==> flow/design.v <==
`timescale 1ns / 1ps
module dp_ram(
    input                         i_clk,
    input                         i_a_wr,
    input  [P_LOG2_RAM_DEPTH-1:0] i_a_addr,
    input          [P_DATA_W-1:0] i_a_data,
    output reg     [P_DATA_W-1:0] o_a_data,
    input                         i_b_wr,
    input  [P_LOG2_RAM_DEPTH-1:0] i_b_addr,
    input          [P_DATA_W-1:0] i_b_data,
    output reg     [P_DATA_W-1:0] o_b_data
    );
   function integer log2;
      input [31:0] value;
      begin
	 value = value-1;
	 for (log2=0; value>0; log2=log2+1)
	   value = value>>1;
      end
   endfunction
   parameter P_DATA_W    = 640;
   parameter P_LOG2_RAM_DEPTH = 9;
   reg [P_DATA_W-1:0] mem [0:2**P_LOG2_RAM_DEPTH-1];
   always @(posedge i_clk) 
   begin
      o_a_data         <= mem[i_a_addr];
      if(i_a_wr) begin
         o_a_data      <= i_a_data;
         mem[i_a_addr] <= i_a_data;
      end
   end
   always @(posedge i_clk) 
   begin
      o_b_data         <= mem[i_b_addr];
      if(i_b_wr) begin
         o_b_data      <= i_b_data;
         mem[i_b_addr] <= i_b_data;
      end
   end
endmodule
`timescale 1ns / 1ps
module fifo(
    input                 i_clk,
    input                 i_reset,
    input  [P_DATA_W-1:0] i_data,
    input                 i_read,
    input                 i_write,
    output [P_DATA_W-1:0] o_data,
    output                o_empty,
    output                o_full
    );
   parameter  P_DATA_W = 11;
   parameter  P_ADDR_W = 8;
   localparam P_DEPTH  = (1 << P_ADDR_W);
   reg  [P_ADDR_W-1:0] wr_addr;
   reg  [P_ADDR_W-1:0] rd_addr;
   reg  [P_DATA_W-1:0] output_data;
   wire [P_DATA_W-1:0] ram_data;
   reg  [P_ADDR_W-1:0] counter;
   assign o_full  = (counter == (P_DEPTH-1));
   assign o_empty = (counter == 0);
   assign o_data  = ram_data; 
   always @(posedge i_clk)
   begin
      if (i_reset) begin
         wr_addr <= 0;
      end else if (i_write) begin
         wr_addr <= wr_addr+1;
      end
   end
   always @(posedge i_clk)
   begin
      if (i_reset) begin
         rd_addr <= 0;
      end else if (i_read) begin
         rd_addr <= rd_addr+1;
      end
   end
   always @(posedge i_clk)
   begin
      if (i_reset) begin
         counter <= 0;
      end else if (i_read && !i_write) begin
         counter <= counter-1;
      end else if (i_write && !i_read) begin
         counter <= counter+1;
      end
   end
   dp_ram #(
      .P_DATA_W(P_DATA_W),
      .P_LOG2_RAM_DEPTH(P_ADDR_W)
      ) buffer (
         .i_clk(i_clk),
         .i_a_wr(i_write),
         .i_a_addr(wr_addr),
         .i_a_data(i_data),
         .o_a_data(),
         .i_b_wr(1'b0),
         .i_b_addr(rd_addr),
         .i_b_data(0),
         .o_b_data(ram_data)
    );
endmodule
`timescale 1ns / 1ps
module bresenham(
      input                        i_clk,
      input                        i_reset,
      input      [P_X_COORD_W-1:0] i_x0,
      input      [P_X_COORD_W-1:0] i_x1,
      input      [P_Y_COORD_W-1:0] i_y0,
      input      [P_Y_COORD_W-1:0] i_y1,
      input                        i_load_vals,
      output reg [P_X_COORD_W-1:0] o_x_val,
      output reg [P_Y_COORD_W-1:0] o_y_val,
      output                       o_vals_rdy,
      output                       o_waiting
    );
   parameter  P_X_COORD_W                 = 11;
   parameter  P_Y_COORD_W                 = 11;
   localparam P_ERROR_W                   = (P_X_COORD_W>P_Y_COORD_W) ? P_X_COORD_W : P_Y_COORD_W;
   localparam STATE__WAITING              = 0;
   localparam STATE__SETUP_IS_STEEP       = 1;
   localparam STATE__SETUP_REV_COORDS     = 2;
   localparam STATE__SETUP_ERROR_AND_STEP = 3;
   localparam STATE__DRAWING              = 4;
   reg                    [2:0] curr_state, next_state;
   reg signed [P_X_COORD_W-1:0] x, x0, x1;
   reg signed [P_Y_COORD_W-1:0] y, y0, y1;
   reg signed [P_X_COORD_W-1:0] delta_x;
   reg signed [P_X_COORD_W-1:0] delta_y;
   reg signed   [P_ERROR_W-1:0] error;
   reg signed             [1:0] ystep;
   reg                          steep;
   reg                          vals_rdy;
   reg                          waiting;
   assign o_vals_rdy   = vals_rdy;
   assign o_waiting    = (curr_state == STATE__WAITING) ? 1'b1 : 1'b0;
   always @(posedge i_clk)
   begin
      if (i_reset) begin
         x              <= 'b0;
         x0             <= 'b0;
         x1             <= 'b0;
         y              <= 'b0;
         y0             <= 'b0;
         y1             <= 'b0;
         error          <= 'b0;
         curr_state     <= STATE__WAITING;
      end else begin
         vals_rdy       <= 0;
         x0             <= x0;
         x1             <= x1;
         y0             <= y0;
         y1             <= y1;
         error          <= error;
         curr_state     <= next_state;
         case (curr_state)
            STATE__WAITING : begin
               if (i_load_vals) begin
                  x0    <= i_x0;
                  x1    <= i_x1;
                  y0    <= i_y0;
                  y1    <= i_y1;
                  error <= 'b0;
               end
            end
            STATE__SETUP_IS_STEEP : begin
               if (y1 > y0) begin
                  if (x1 > x0) begin 
                     steep <= (y1-y0) > (x1-x0);
                  end else begin
                     steep <= (y1-y0) > (x0-x1);
                  end
               end else begin
                  if (x1 > x0) begin 
                     steep <= (y0-y1) > (x1-x0);
                  end else begin
                     steep <= (y0-y1) > (x0-x1);
                  end
               end
            end
            STATE__SETUP_REV_COORDS : begin
               if (steep) begin
                  if (y0 > y1) begin
                     x0      <= y1;
                     x1      <= y0;
                     y0      <= x1;
                     y1      <= x0;
                     delta_x <= y0-y1;
                     delta_y <= (x1>x0 ? x1-x0 : x0-x1);
                  end else begin
                     x0      <= y0;
                     x1      <= y1;
                     y0      <= x0;
                     y1      <= x1;
                     delta_x <= y1-y0;
                     delta_y <= (x1>x0 ? x1-x0 : x0-x1);
                  end
               end else begin
                  if (x0 > x1) begin
                     x0      <= x1;
                     x1      <= x0;
                     y0      <= y1;
                     y1      <= y0;
                     delta_x <= x0-x1;
                     delta_y <= (y1>y0 ? y1-y0 : y0-y1);
                  end else begin
                     delta_x <= x1-x0;
                     delta_y <= (y1>y0 ? y1-y0 : y0-y1);
                  end
               end
            end
            STATE__SETUP_ERROR_AND_STEP : begin
               error <= delta_x >>> 1;
               ystep <= (y0<y1 ? 1 : -1);
               x     <= x0;
               y     <= y0;
            end
            STATE__DRAWING : begin
               if (steep) begin
                  o_x_val <= y;
                  o_y_val <= x;
               end else begin
                  o_x_val <= x;
                  o_y_val <= y;
               end
               x <= x+1;
               if (error-delta_y < 0) begin
                  error <= error-delta_y + delta_x;
                  y     <= y+ystep;
               end else begin
                  error <= error-delta_y;
               end
               vals_rdy <= 1;
            end
         endcase
      end
   end
   always @(curr_state, i_load_vals, x, x1)
   begin
      next_state = curr_state;
      case(curr_state)
         STATE__WAITING : begin
            if (i_load_vals) begin
               next_state = STATE__SETUP_IS_STEEP;
            end 
         end
         STATE__SETUP_IS_STEEP : begin
            next_state = STATE__SETUP_REV_COORDS;
         end
         STATE__SETUP_REV_COORDS : begin
            next_state = STATE__SETUP_ERROR_AND_STEP;
         end
         STATE__SETUP_ERROR_AND_STEP : begin
            next_state = STATE__DRAWING;
         end
         STATE__DRAWING : begin
            if (x == x1) begin
               next_state = STATE__WAITING;
            end 
         end         
      endcase
   end
endmodule
`timescale 1ns / 1ps
module draw_lines(
      input                                      i_clk,
      input                                      i_reset,
      input                    [P_X_COORD_W-1:0] i_x0,
      input                    [P_X_COORD_W-1:0] i_x1,
      input                    [P_Y_COORD_W-1:0] i_y0,
      input                    [P_Y_COORD_W-1:0] i_y1,
      input                                      i_start,
      input                                      i_load_fifo,
      output                                     o_waiting,
      output                                     o_fifo_full,
      output                                     o_wr,
      output                [P_LOG2_RAM_DEPTH-1:0] o_addr
    );
    parameter P_X_COORD_W = 11;
    parameter P_Y_COORD_W = 11;
    parameter P_SCREEN_W = 640;
    parameter P_SCREEN_H = 480;
    parameter P_DATA_W = 1;
    parameter P_LOG2_RAM_DEPTH = 19;
    parameter P_FIFO_ADDR_W = 4;
    localparam STATE__WAITING = 0;
    localparam STATE__CLEAR   = 1;
    localparam STATE__LOAD    = 2;
    localparam STATE__DRAW    = 3;
    reg [1:0] curr_state;
    reg [1:0] next_state;
    wire [P_LOG2_RAM_DEPTH-1:0] bres_addr;
    reg  [P_LOG2_RAM_DEPTH-1:0] buffer_addr;
    wire bres_wr;
    reg  buffer_wr;
    wire [P_DATA_W-1:0] bres_data;
    reg  [P_DATA_W-1:0] buffer_data;
    wire                   bres_waiting;
    wire                   load_vals;
    wire [P_X_COORD_W-1:0] fifo_x0;
    wire [P_X_COORD_W-1:0] fifo_x1;
    wire [P_Y_COORD_W-1:0] fifo_y0;
    wire [P_Y_COORD_W-1:0] fifo_y1;
    wire     [P_X_COORD_W-1:0] x_val;
    wire     [P_Y_COORD_W-1:0] y_val;
    wire fifo_empty;
    wire fifo_full;
    assign o_fifo_full = fifo_full;
    assign o_waiting  = (curr_state == STATE__WAITING) ? 1'b1 : 1'b0;
    fifo #(.P_DATA_W(P_X_COORD_W), .P_ADDR_W(P_FIFO_ADDR_W)) x0_in_buffer (
		.i_clk(i_clk), 
		.i_reset(i_reset), 
		.i_data(i_x0), 
		.i_read(load_vals), 
		.i_write(i_load_fifo), 
		.o_data(fifo_x0), 
		.o_empty(fifo_empty), 
		.o_full(fifo_full)
	 );
    fifo #(.P_DATA_W(P_X_COORD_W), .P_ADDR_W(P_FIFO_ADDR_W)) x1_in_buffer (
		.i_clk(i_clk), 
		.i_reset(i_reset), 
		.i_data(i_x1), 
		.i_read(load_vals), 
		.i_write(i_load_fifo), 
		.o_data(fifo_x1), 
		.o_empty(), 
		.o_full()
	 );
    fifo #(.P_DATA_W(P_Y_COORD_W), .P_ADDR_W(P_FIFO_ADDR_W)) y0_in_buffer (
		.i_clk(i_clk), 
		.i_reset(i_reset), 
		.i_data(i_y0), 
		.i_read(load_vals), 
		.i_write(i_load_fifo), 
		.o_data(fifo_y0), 
		.o_empty(), 
		.o_full()
	 );
    fifo #(.P_DATA_W(P_Y_COORD_W), .P_ADDR_W(P_FIFO_ADDR_W)) y1_in_buffer (
		.i_clk(i_clk), 
		.i_reset(i_reset), 
		.i_data(i_y1), 
		.i_read(load_vals), 
		.i_write(i_load_fifo), 
		.o_data(fifo_y1), 
		.o_empty(), 
		.o_full()
	 );
    always @(posedge i_clk) 
    begin
      if (i_reset) begin
         curr_state <= STATE__WAITING;
      end else begin
         curr_state <= next_state;
      end
    end
   always @(curr_state, i_start, bres_waiting, fifo_empty)
   begin
      next_state = curr_state;
      case(curr_state)
         STATE__WAITING : begin
            if (i_start == 1'b1) begin
               next_state = STATE__LOAD;
            end
         end
         STATE__LOAD : begin
            next_state = STATE__DRAW;
         end
         STATE__DRAW : begin
            if (bres_waiting && fifo_empty) begin
               next_state = STATE__WAITING;
            end else if (~fifo_empty && bres_waiting) begin
               next_state = STATE__LOAD;
            end
         end
      endcase
   end
	bresenham bres (
		.i_clk(i_clk), 
		.i_reset(i_reset), 
		.i_x0(fifo_x0), 
		.i_x1(fifo_x1), 
		.i_y0(fifo_y0), 
		.i_y1(fifo_y1), 
		.i_load_vals(load_vals), 
      .o_x_val(x_val),
      .o_y_val(y_val),
		.o_vals_rdy(bres_wr),
      .o_waiting(bres_waiting)
	);
   assign load_vals = (curr_state == STATE__LOAD) ? 1'b1 : 1'b0;
   assign o_wr   = buffer_wr;
   assign o_addr = buffer_addr;
   assign bres_addr  = P_SCREEN_W*y_val+x_val;
   assign bres_data  = 1;
   always @(bres_addr, 
            bres_wr, 
            bres_data, 
            curr_state)
   begin
      case (curr_state)
         STATE__DRAW : begin
            buffer_wr   = bres_wr;
            buffer_addr = bres_addr;
            buffer_data = bres_data;
         end
         default : begin
            buffer_wr   = 1'b0;
            buffer_addr = 0;
            buffer_data = 0;
         end
      endcase
   end
endmodule
---- Step by step through the tools: draw_lines ----
Tool output for the design above before and after an edit, in the order of the flow.
"unedited" refers to lines of the RTL above, "edited" to lines of the edited file.
"difference": "edited" minus "unedited" as printed here. "relative change": 100 x difference / "unedited".
Library cell names are shortened.
Not given: -
inputs
  top module .............................. draw_lines
  clock port .............................. i_clk
  standard-cell library ................... sky130hd
  corner .................................. tt_025C_1v80

---- The edit ----
The edit as a unified diff against the file above.
A script made this edit. It changes what the design does and was not meant as an optimisation.
begin of diff
@@ -125,5 +125,5 @@
    localparam STATE__DRAWING              = 4;
    reg                    [2:0] curr_state, next_state;
-   reg signed [P_X_COORD_W-1:0] x, x0, x1;
+   reg signed [2*P_X_COORD_W-1:0] x, x0, x1;
    reg signed [P_Y_COORD_W-1:0] y, y0, y1;
    reg signed [P_X_COORD_W-1:0] delta_x;
end of diff

---- Word level ----
Yosys after proc, flatten, opt, wreduce and memory -nomap, before mapping. Memory bits, and registers merged into a memory's read port (data or address), are not among the register bits. Print and check cells are not counted.
Memory sizes are those after Yosys's memory passes, which may raise the word count (mostly to a power of two), join words into wider ones and drop unused or constant bits.
storage and ports
  item                             unedited  edited  difference  relative change (%)
  register bits after elaboration  166       199     +33         +19.88
  memory bits (writable)           704       704     0           0.00
  clocked read ports x word width  44        44      0           0.00
  memory cells                     4         4       0           0.00
  bits of input ports              48        48      0           0.00
  output and inout bits            22        22      0           0.00
  word-level cells                 162       164     +2          +1.23
cells by class
  item                   unedited  edited  difference  relative change (%)
  add/sub/neg operators  20        22      +2          +10.00
  multipliers            1         1       0           0.00
  magnitude comparators  10        10      0           0.00
  eq/ne operators        14        14      0           0.00
  mux-type cells         62        62      0           0.00
  bitwise operators      2         2       0           0.00
  reduce/logical cells   24        24      0           0.00
memories
  item                                          unedited                                                                                                                                            edited
  shape (words x width / read and write ports)  x0_in_buffer.buffer.mem 16x11 r1 w1; x1_in_buffer.buffer.mem 16x11 r1 w1; y0_in_buffer.buffer.mem 16x11 r1 w1; y1_in_buffer.buffer.mem 16x11 r1 w1  x0_in_buffer.buffer.mem 16x11 r1 w1; x1_in_buffer.buffer.mem 16x11 r1 w1; y0_in_buffer.buffer.mem 16x11 r1 w1; y1_in_buffer.buffer.mem 16x11 r1 w1
operator list
  operator                                                                  unedited  edited  difference  relative change (%)
  11-bit two-way mux                                                        31        23      -8          -25.81
  22-bit two-way mux                                                        0         8       +8          -
  11-bit greater-than comparator                                            8         2       -6          -75.00
  12-bit by 22-bit greater-than comparator with 1-bit output                0         4       +4          -
  11-bit parallel mux with 2-bit select                                     6         3       -3          -50.00
  22-bit parallel mux with 2-bit select                                     0         3       +3          -
  11-bit subtractor                                                         5         3       -2          -40.00
  11-bit by 11-bit subtractor with 12-bit output                            1         3       +2          +200.00
  22-bit greater-than comparator                                            0         2       +2          -
  22-bit subtractor                                                         0         2       +2          -
  11-bit by 2-bit adder with 11-bit output (second input constant)          1         0       -1          -100.00
  11-bit equality test                                                      1         0       -1          -100.00
  22-bit by 2-bit adder with 22-bit output (second input constant)          0         1       +1          -
  22-bit equality test                                                      0         1       +1          -
  4-bit by 1-bit adder with 4-bit output (second input constant)            9         9       0           0.00
  1-bit two-way mux                                                         9         9       0           0.00
  4-bit two-way mux                                                         6         6       0           0.00
  2-bit AND reduction                                                       6         6       0           0.00
  1-bit logical AND                                                         4         4       0           0.00
  2-bit two-way mux                                                         4         4       0           0.00
  3-bit AND reduction                                                       3         3       0           0.00
  2-bit nonzero test                                                        3         3       0           0.00
  2-bit equality test (second input constant)                               2         2       0           0.00
  3-bit by 2-bit equality test with 1-bit output (second input constant)    2         2       0           0.00
  1-bit logical NOT                                                         2         2       0           0.00
  3-bit two-way mux                                                         2         2       0           0.00
  2-bit by 1-bit inequality test with 1-bit output (second input constant)  2         2       0           0.00
  2-bit inequality test (second input constant)                             2         2       0           0.00
Not every row of either side is listed.

---- Longest topological paths ----
Depth = most cells in a row (Yosys ltp): at word level without a register or memory, in the mapped netlist without a sequential cell, where the memories' decode and read muxes count.
logic depth
  item              unedited  edited  difference  relative change (%)
  word-level depth  6         6       0           0.00
  ABC_AREA          0         0       -           -
  mapped depth      20        21      +1          +5.00

---- Synthesis result ----
Yosys stat after the flow's synthesis: flattened, memories mapped to cells. It holds for the ABC_AREA given above (unset counts as 0); a run with the other value may have another netlist.
cells by type
  type      unedited  edited  difference  relative change (%)
  a21oi_1   98        222     +124        +126.53
  o21ai_0   49        130     +81         +165.31
  a211oi_1  20        83      +63         +315.00
  ha_1      156       202     +46         +29.49
  inv_1     130       174     +44         +33.85
  o221ai_1  46        5       -41         -89.13
  nor3_1    31        72      +41         +132.26
  a22oi_2   40        0       -40         -100.00
  o22ai_2   37        0       -37         -100.00
  nor2_1    126       161     +35         +27.78
  nor2b_1   32        66      +34         +106.25
  dfxtp_1   165       198     +33         +20.00
  clkbuf_1  71        103     +32         +45.07
  xor2_1    39        56      +17         +43.59
  xnor2_1   72        87      +15         +20.83
  nand3_1   16        31      +15         +93.75
  a221oi_1  5         20      +15         +300.00
  o22ai_1   20        6       -14         -70.00
Not every row of either side is listed.
synthesis totals
  item                              unedited   edited     difference  relative change (%)
  mapped cells                      2724       3269       +545        +20.01
  synthesis area (sq mm)            0.0422017  0.0453285  +0.0031268  +7.41
  area of sequential cells (sq mm)  0.0258548  0.0265154  +0.0006606  +2.56
  mapped flip-flops                 916        949        +33         +3.60
  buffer cells                      141        172        +31         +21.99
By module: a second synthesis without flattening, with its own total; a netlist apart from the flattened one above.
second synthesis, totals
  item                                             unedited   edited     difference  relative change (%)
  cell total of the unflattened synthesis          5760       5685       -75         -1.30
  area total of the unflattened synthesis (sq mm)  0.0593832  0.0639864  +0.0046032  +7.75
Rows give one instance, submodules left out.
by module, unedited
  module      instances  cells  area (sq mm)  seq. area (sq mm)
  dp_ram      4          972    0.0109855     0.0057255
  bresenham   1          1489   0.0120403     0.0030529
  fifo        4          64     0.0005943     0.0002402
  draw_lines  1          127    0.0010235     0.0000601
by module, edited
  module      instances  cells  area (sq mm)  seq. area (sq mm)
  dp_ram      4          806    0.0113146     0.0057255
  bresenham   1          2078   0.0153272     0.0037136
  fifo        4          64     0.0005943     0.0002402
  draw_lines  1          127    0.0010235     0.0000601

---- Path before layout ----
OpenSTA on the mapped netlist: ideal clock, no wires. The path of least setup slack (recovery checks aside). Input and output delay are each 20% of the period. Register names are those of the netlist, which keeps one name where synthesis merged equal registers.
path post-synthesis
  item                           unedited              edited                difference  relative change (%)
  path type                      register -> register  register -> register  -           -
  start                          register bres.y1[0]   register bres.y1[1]   -           -
  end                            register bres.steep   register bres.steep   -           -
  period (ns)                    5.0                   5.0                   0.0         0.00
  setup time (ns)                0.270                 0.275                 +0.005      -
  time at the first pin (ns)     0.000                 0.000                 0.000       -
  arrival (ns)                   3.507                 3.592                 +0.085      +2.42
  required time (ns)             4.730                 4.725                 -0.005      -0.11
  path slack (ns)                1.223                 1.134                 -0.089      -
  path delay (ns)                3.777                 3.867                 +0.090      +2.38
  stages on the path             20                    17                    -3          -15.00
  buffers on the path            0                     1                     +1          -
  synthesis period reached (ns)  3.777                 3.866                 +0.089      +2.36
"path delay" = arrival - input delay + setup time.
"stages on the path": output pins that drive a net of the path, with the launching flip-flop's if there is one; two outputs of one cell count as two.
"synthesis period reached" = period - worst setup slack (recovery checks aside). The figure is calculated, with input and output delays left at 20% of the set period.
Between the ends stands the longest chain of elaborated cells between them, by number of cells; it is not shown to be the way that was timed. Of several equally long chains one is given.
Each line given opens the expression or statement behind the cell; cells for indexed reads and writes are added by Yosys, which also makes memories of some case tables.
At most two assigning lines are given for a register; there are more.
on the way, post-synthesis, unedited
  path through ............................ dfxtp_1 -> inv_1 -> ha_1 -> inv_1 -> fa_1 -> a21o_1 -> a21oi_1 -> o21bai_1 -> a21oi_1 -> nor2_1 -> a211o_1 -> xnor2_1 -> ha_1 -> nand4_1 -> nor3_1 -> a21oi_1 -> maj3_1 -> a21oi_1 -> o221a_1 -> a211oi_2
  length of the longest elaborated chain .. 4
  elaborated cells on any way between the ends .. 10
  classes of those cells .................. add/sub (2); compare (5); mux (3)
RTL lines, path post-synthesis, unedited
  item                            RTL line  text
  start: declaration              128       reg signed [P_Y_COORD_W-1:0] y, y0, y1;
  start: assignment               154       y1             <= y1;
  start: assignment               163       y1    <= i_y1;
  11-bit subtractor               178       steep <= (y0-y1) > (x0-x1);
  11-bit greater-than comparator  178
  1-bit two-way mux               175       if (x1 > x0) begin
  1-bit two-way mux               168       if (y1 > y0) begin
  end: assignment                 170       steep <= (y1-y0) > (x1-x0);
  end: assignment                 172       steep <= (y1-y0) > (x0-x1);
  end: declaration                133       reg                          steep;
on the way, post-synthesis, edited
  path through ............................ dfxtp_1 -> inv_1 -> ha_1 -> nor2b_1 -> o31ai_1 -> a21oi_1 -> o41ai_2 -> o31a_1 -> clkbuf_1 -> ha_1 -> a21o_1 -> a21o_1 -> a21oi_1 -> o211ai_1 -> a211o_1 -> o2111ai_1 -> a31oi_1
  length of the longest elaborated chain .. 4
  elaborated cells on any way between the ends .. 10
  classes of those cells .................. add/sub (2); compare (5); mux (3)
RTL lines, path post-synthesis, edited
  item                                                        RTL line  text
  start: declaration                                          128       reg signed [P_Y_COORD_W-1:0] y, y0, y1;
  start: assignment                                           154       y1             <= y1;
  start: assignment                                           163       y1    <= i_y1;
  11-bit by 11-bit subtractor with 12-bit output              178       steep <= (y0-y1) > (x0-x1);
  12-bit by 22-bit greater-than comparator with 1-bit output  178
  1-bit two-way mux                                           175       if (x1 > x0) begin
  1-bit two-way mux                                           168       if (y1 > y0) begin
  end: assignment                                             170       steep <= (y1-y0) > (x1-x0);
  end: assignment                                             172       steep <= (y1-y0) > (x0-x1);
  end: declaration                                            133       reg                          steep;

---- Path in the finished layout ----
Path of least setup slack in the final report of each run of pair A (OpenROAD, finished layout, wires in). Where an end is a register, its clock arrival counts in the times.
path after layout
  item                        unedited                  edited                    difference  relative change (%)
  path type                   register -> output        register -> output        -           -
  start                       register bres.o_y_val[1]  register bres.o_y_val[1]  -           -
  end                         output port o_addr[15]    output port o_addr[16]    -           -
  period (ns)                 5.0                       5.0                       0.0         0.00
  external output delay (ns)  1.00                      1.00                      0.00        0.00
  time at the first pin (ns)  0.66                      0.65                      -0.01       -1.52
  arrival (ns)                3.65                      3.67                      +0.02       +0.55
  required time (ns)          4.00                      4.00                      0.00        0.00
  path slack (ns)             0.35                      0.33                      -0.02       -
  stages on the path          14                        14                        0           0.00
  buffers on the path         1                         1                         0           0.00
Between the ends stands the longest chain of elaborated cells between them, by number of cells; it is not shown to be the way that was timed. Of several equally long chains one is given.
on the way, after layout, unedited
  path through ............................ edfxtp_1 -> ha_1 -> ha_1 -> inv_1 -> fa_1 -> inv_1 -> a21oi_1 -> o21bai_1 -> xor2_1 -> and2_4 -> nand2_1 -> xnor2_1 -> and2_1 -> clkdlybuf4s50_1
  length of the longest elaborated chain .. 3
  elaborated cells on any way between the ends .. 3
  source lines of those cells ............. 2
  classes of those cells .................. add/sub (1); mul (1); mux (1)
RTL lines, path after layout, unedited
  item                                           RTL line  text
  start: declaration                             114       output reg [P_Y_COORD_W-1:0] o_y_val,
  start: assignment                              222       o_y_val <= x;
  start: assignment                              225       o_y_val <= y;
  3-bit by 11-bit multiplier with 12-bit output  396       assign bres_addr  = P_SCREEN_W*y_val+x_val;
  19-bit by 11-bit adder with 19-bit output      396
  19-bit two-way mux                             403       case (curr_state)
  end: declaration                               278       output                [P_LOG2_RAM_DEPTH-1:0] o_addr
on the way, after layout, edited
  path through ............................ edfxtp_1 -> ha_1 -> ha_1 -> inv_1 -> fa_1 -> inv_1 -> a21oi_1 -> o21bai_1 -> xor2_1 -> and3_1 -> nand2_1 -> xnor2_1 -> and2_1 -> clkdlybuf4s50_1
  length of the longest elaborated chain .. 3
  elaborated cells on any way between the ends .. 3
  source lines of those cells ............. 2
  classes of those cells .................. add/sub (1); mul (1); mux (1)
RTL lines, path after layout, edited
  item                                           RTL line  text
  start: declaration                             114       output reg [P_Y_COORD_W-1:0] o_y_val,
  start: assignment                              222       o_y_val <= x;
  start: assignment                              225       o_y_val <= y;
  3-bit by 11-bit multiplier with 12-bit output  396       assign bres_addr  = P_SCREEN_W*y_val+x_val;
  19-bit by 11-bit adder with 19-bit output      396
  19-bit two-way mux                             403       case (curr_state)
  end: declaration                               278       output                [P_LOG2_RAM_DEPTH-1:0] o_addr

---- Measured runs ----
Both versions went through the flow (Yosys, OpenROAD) with the same settings in each pair. Constraints: input delay and output delay 20% of the set period each, output load 0.01 pF.
flow settings, pair A
  period_ns ............................... 5.0
  CAP_MARGIN .............................. 20
  CORE_MARGIN ............................. 2
  CORE_UTILIZATION ........................ 40
  SLEW_MARGIN ............................. 20
measured results, pair A
  item                                      unedited   edited     difference  relative change (%)
  mapped cell area after synthesis (sq mm)  0.0422017  0.0453285  +0.0031268  +7.41
  die area (sq mm)                          0.108119   0.116029   +0.007910   +7.32
  standard-cell area after layout (sq mm)   0.0473604  0.0507637  +0.0034033  +7.19
  setup slack of the worst path (ns)        0.346      0.330      -0.016      -
  final setup TNS (ns)                      0.000      0.000      0.000       -
  smallest hold slack (ns)                  0.482      0.463      -0.019      -
  total power after layout (µW)             20363      22008      +1645       +8.08
  period reached (ns)                       4.654      4.670      +0.016      +0.34
flow settings, pair B
  ABC_AREA ................................ 0
  CELL_PAD_IN_SITES_DETAIL_PLACEMENT ...... 0
  CELL_PAD_IN_SITES_GLOBAL_PLACEMENT ...... 2
  CORE_UTILIZATION ........................ 26
  CTS_CLUSTER_DIAMETER .................... 399
  CTS_CLUSTER_SIZE ........................ 34
  GPL_TIMING_DRIVEN ....................... 1
  MAX_ROUTING_LAYER ....................... met5
  PLACE_DENSITY_LB_ADDON .................. 0.26
  SETUP_SLACK_MARGIN ...................... 1.31
  SLEW_MARGIN ............................. 15
  period_ns ............................... 6.31
  CAP_MARGIN .............................. 20
  CORE_MARGIN ............................. 2
measured results, pair B
  item                                      unedited   edited     difference  relative change (%)
  mapped cell area after synthesis (sq mm)  0.0422017  0.0453285  +0.0031268  +7.41
  die area (sq mm)                          0.165551   0.177696   +0.012145   +7.34
  standard-cell area after layout (sq mm)   0.0460254  0.0496501  +0.0036247  +7.88
  setup slack of the worst path (ns)        1.427      1.540      +0.113      -
  final setup TNS (ns)                      0.000      0.000      0.000       -
  smallest hold slack (ns)                  0.486      0.494      +0.008      -
  total power after layout (µW)             13228      14865      +1637       +12.38
  period reached (ns)                       4.883      4.770      -0.113      -2.31
"period reached": clock period set for the run, less the worst setup slack. It is reckoned from that one timing run; input and output delays stay at 20% of the period that was set.
"total power after layout": no workload was simulated; the value follows from the tool's default switching activity.
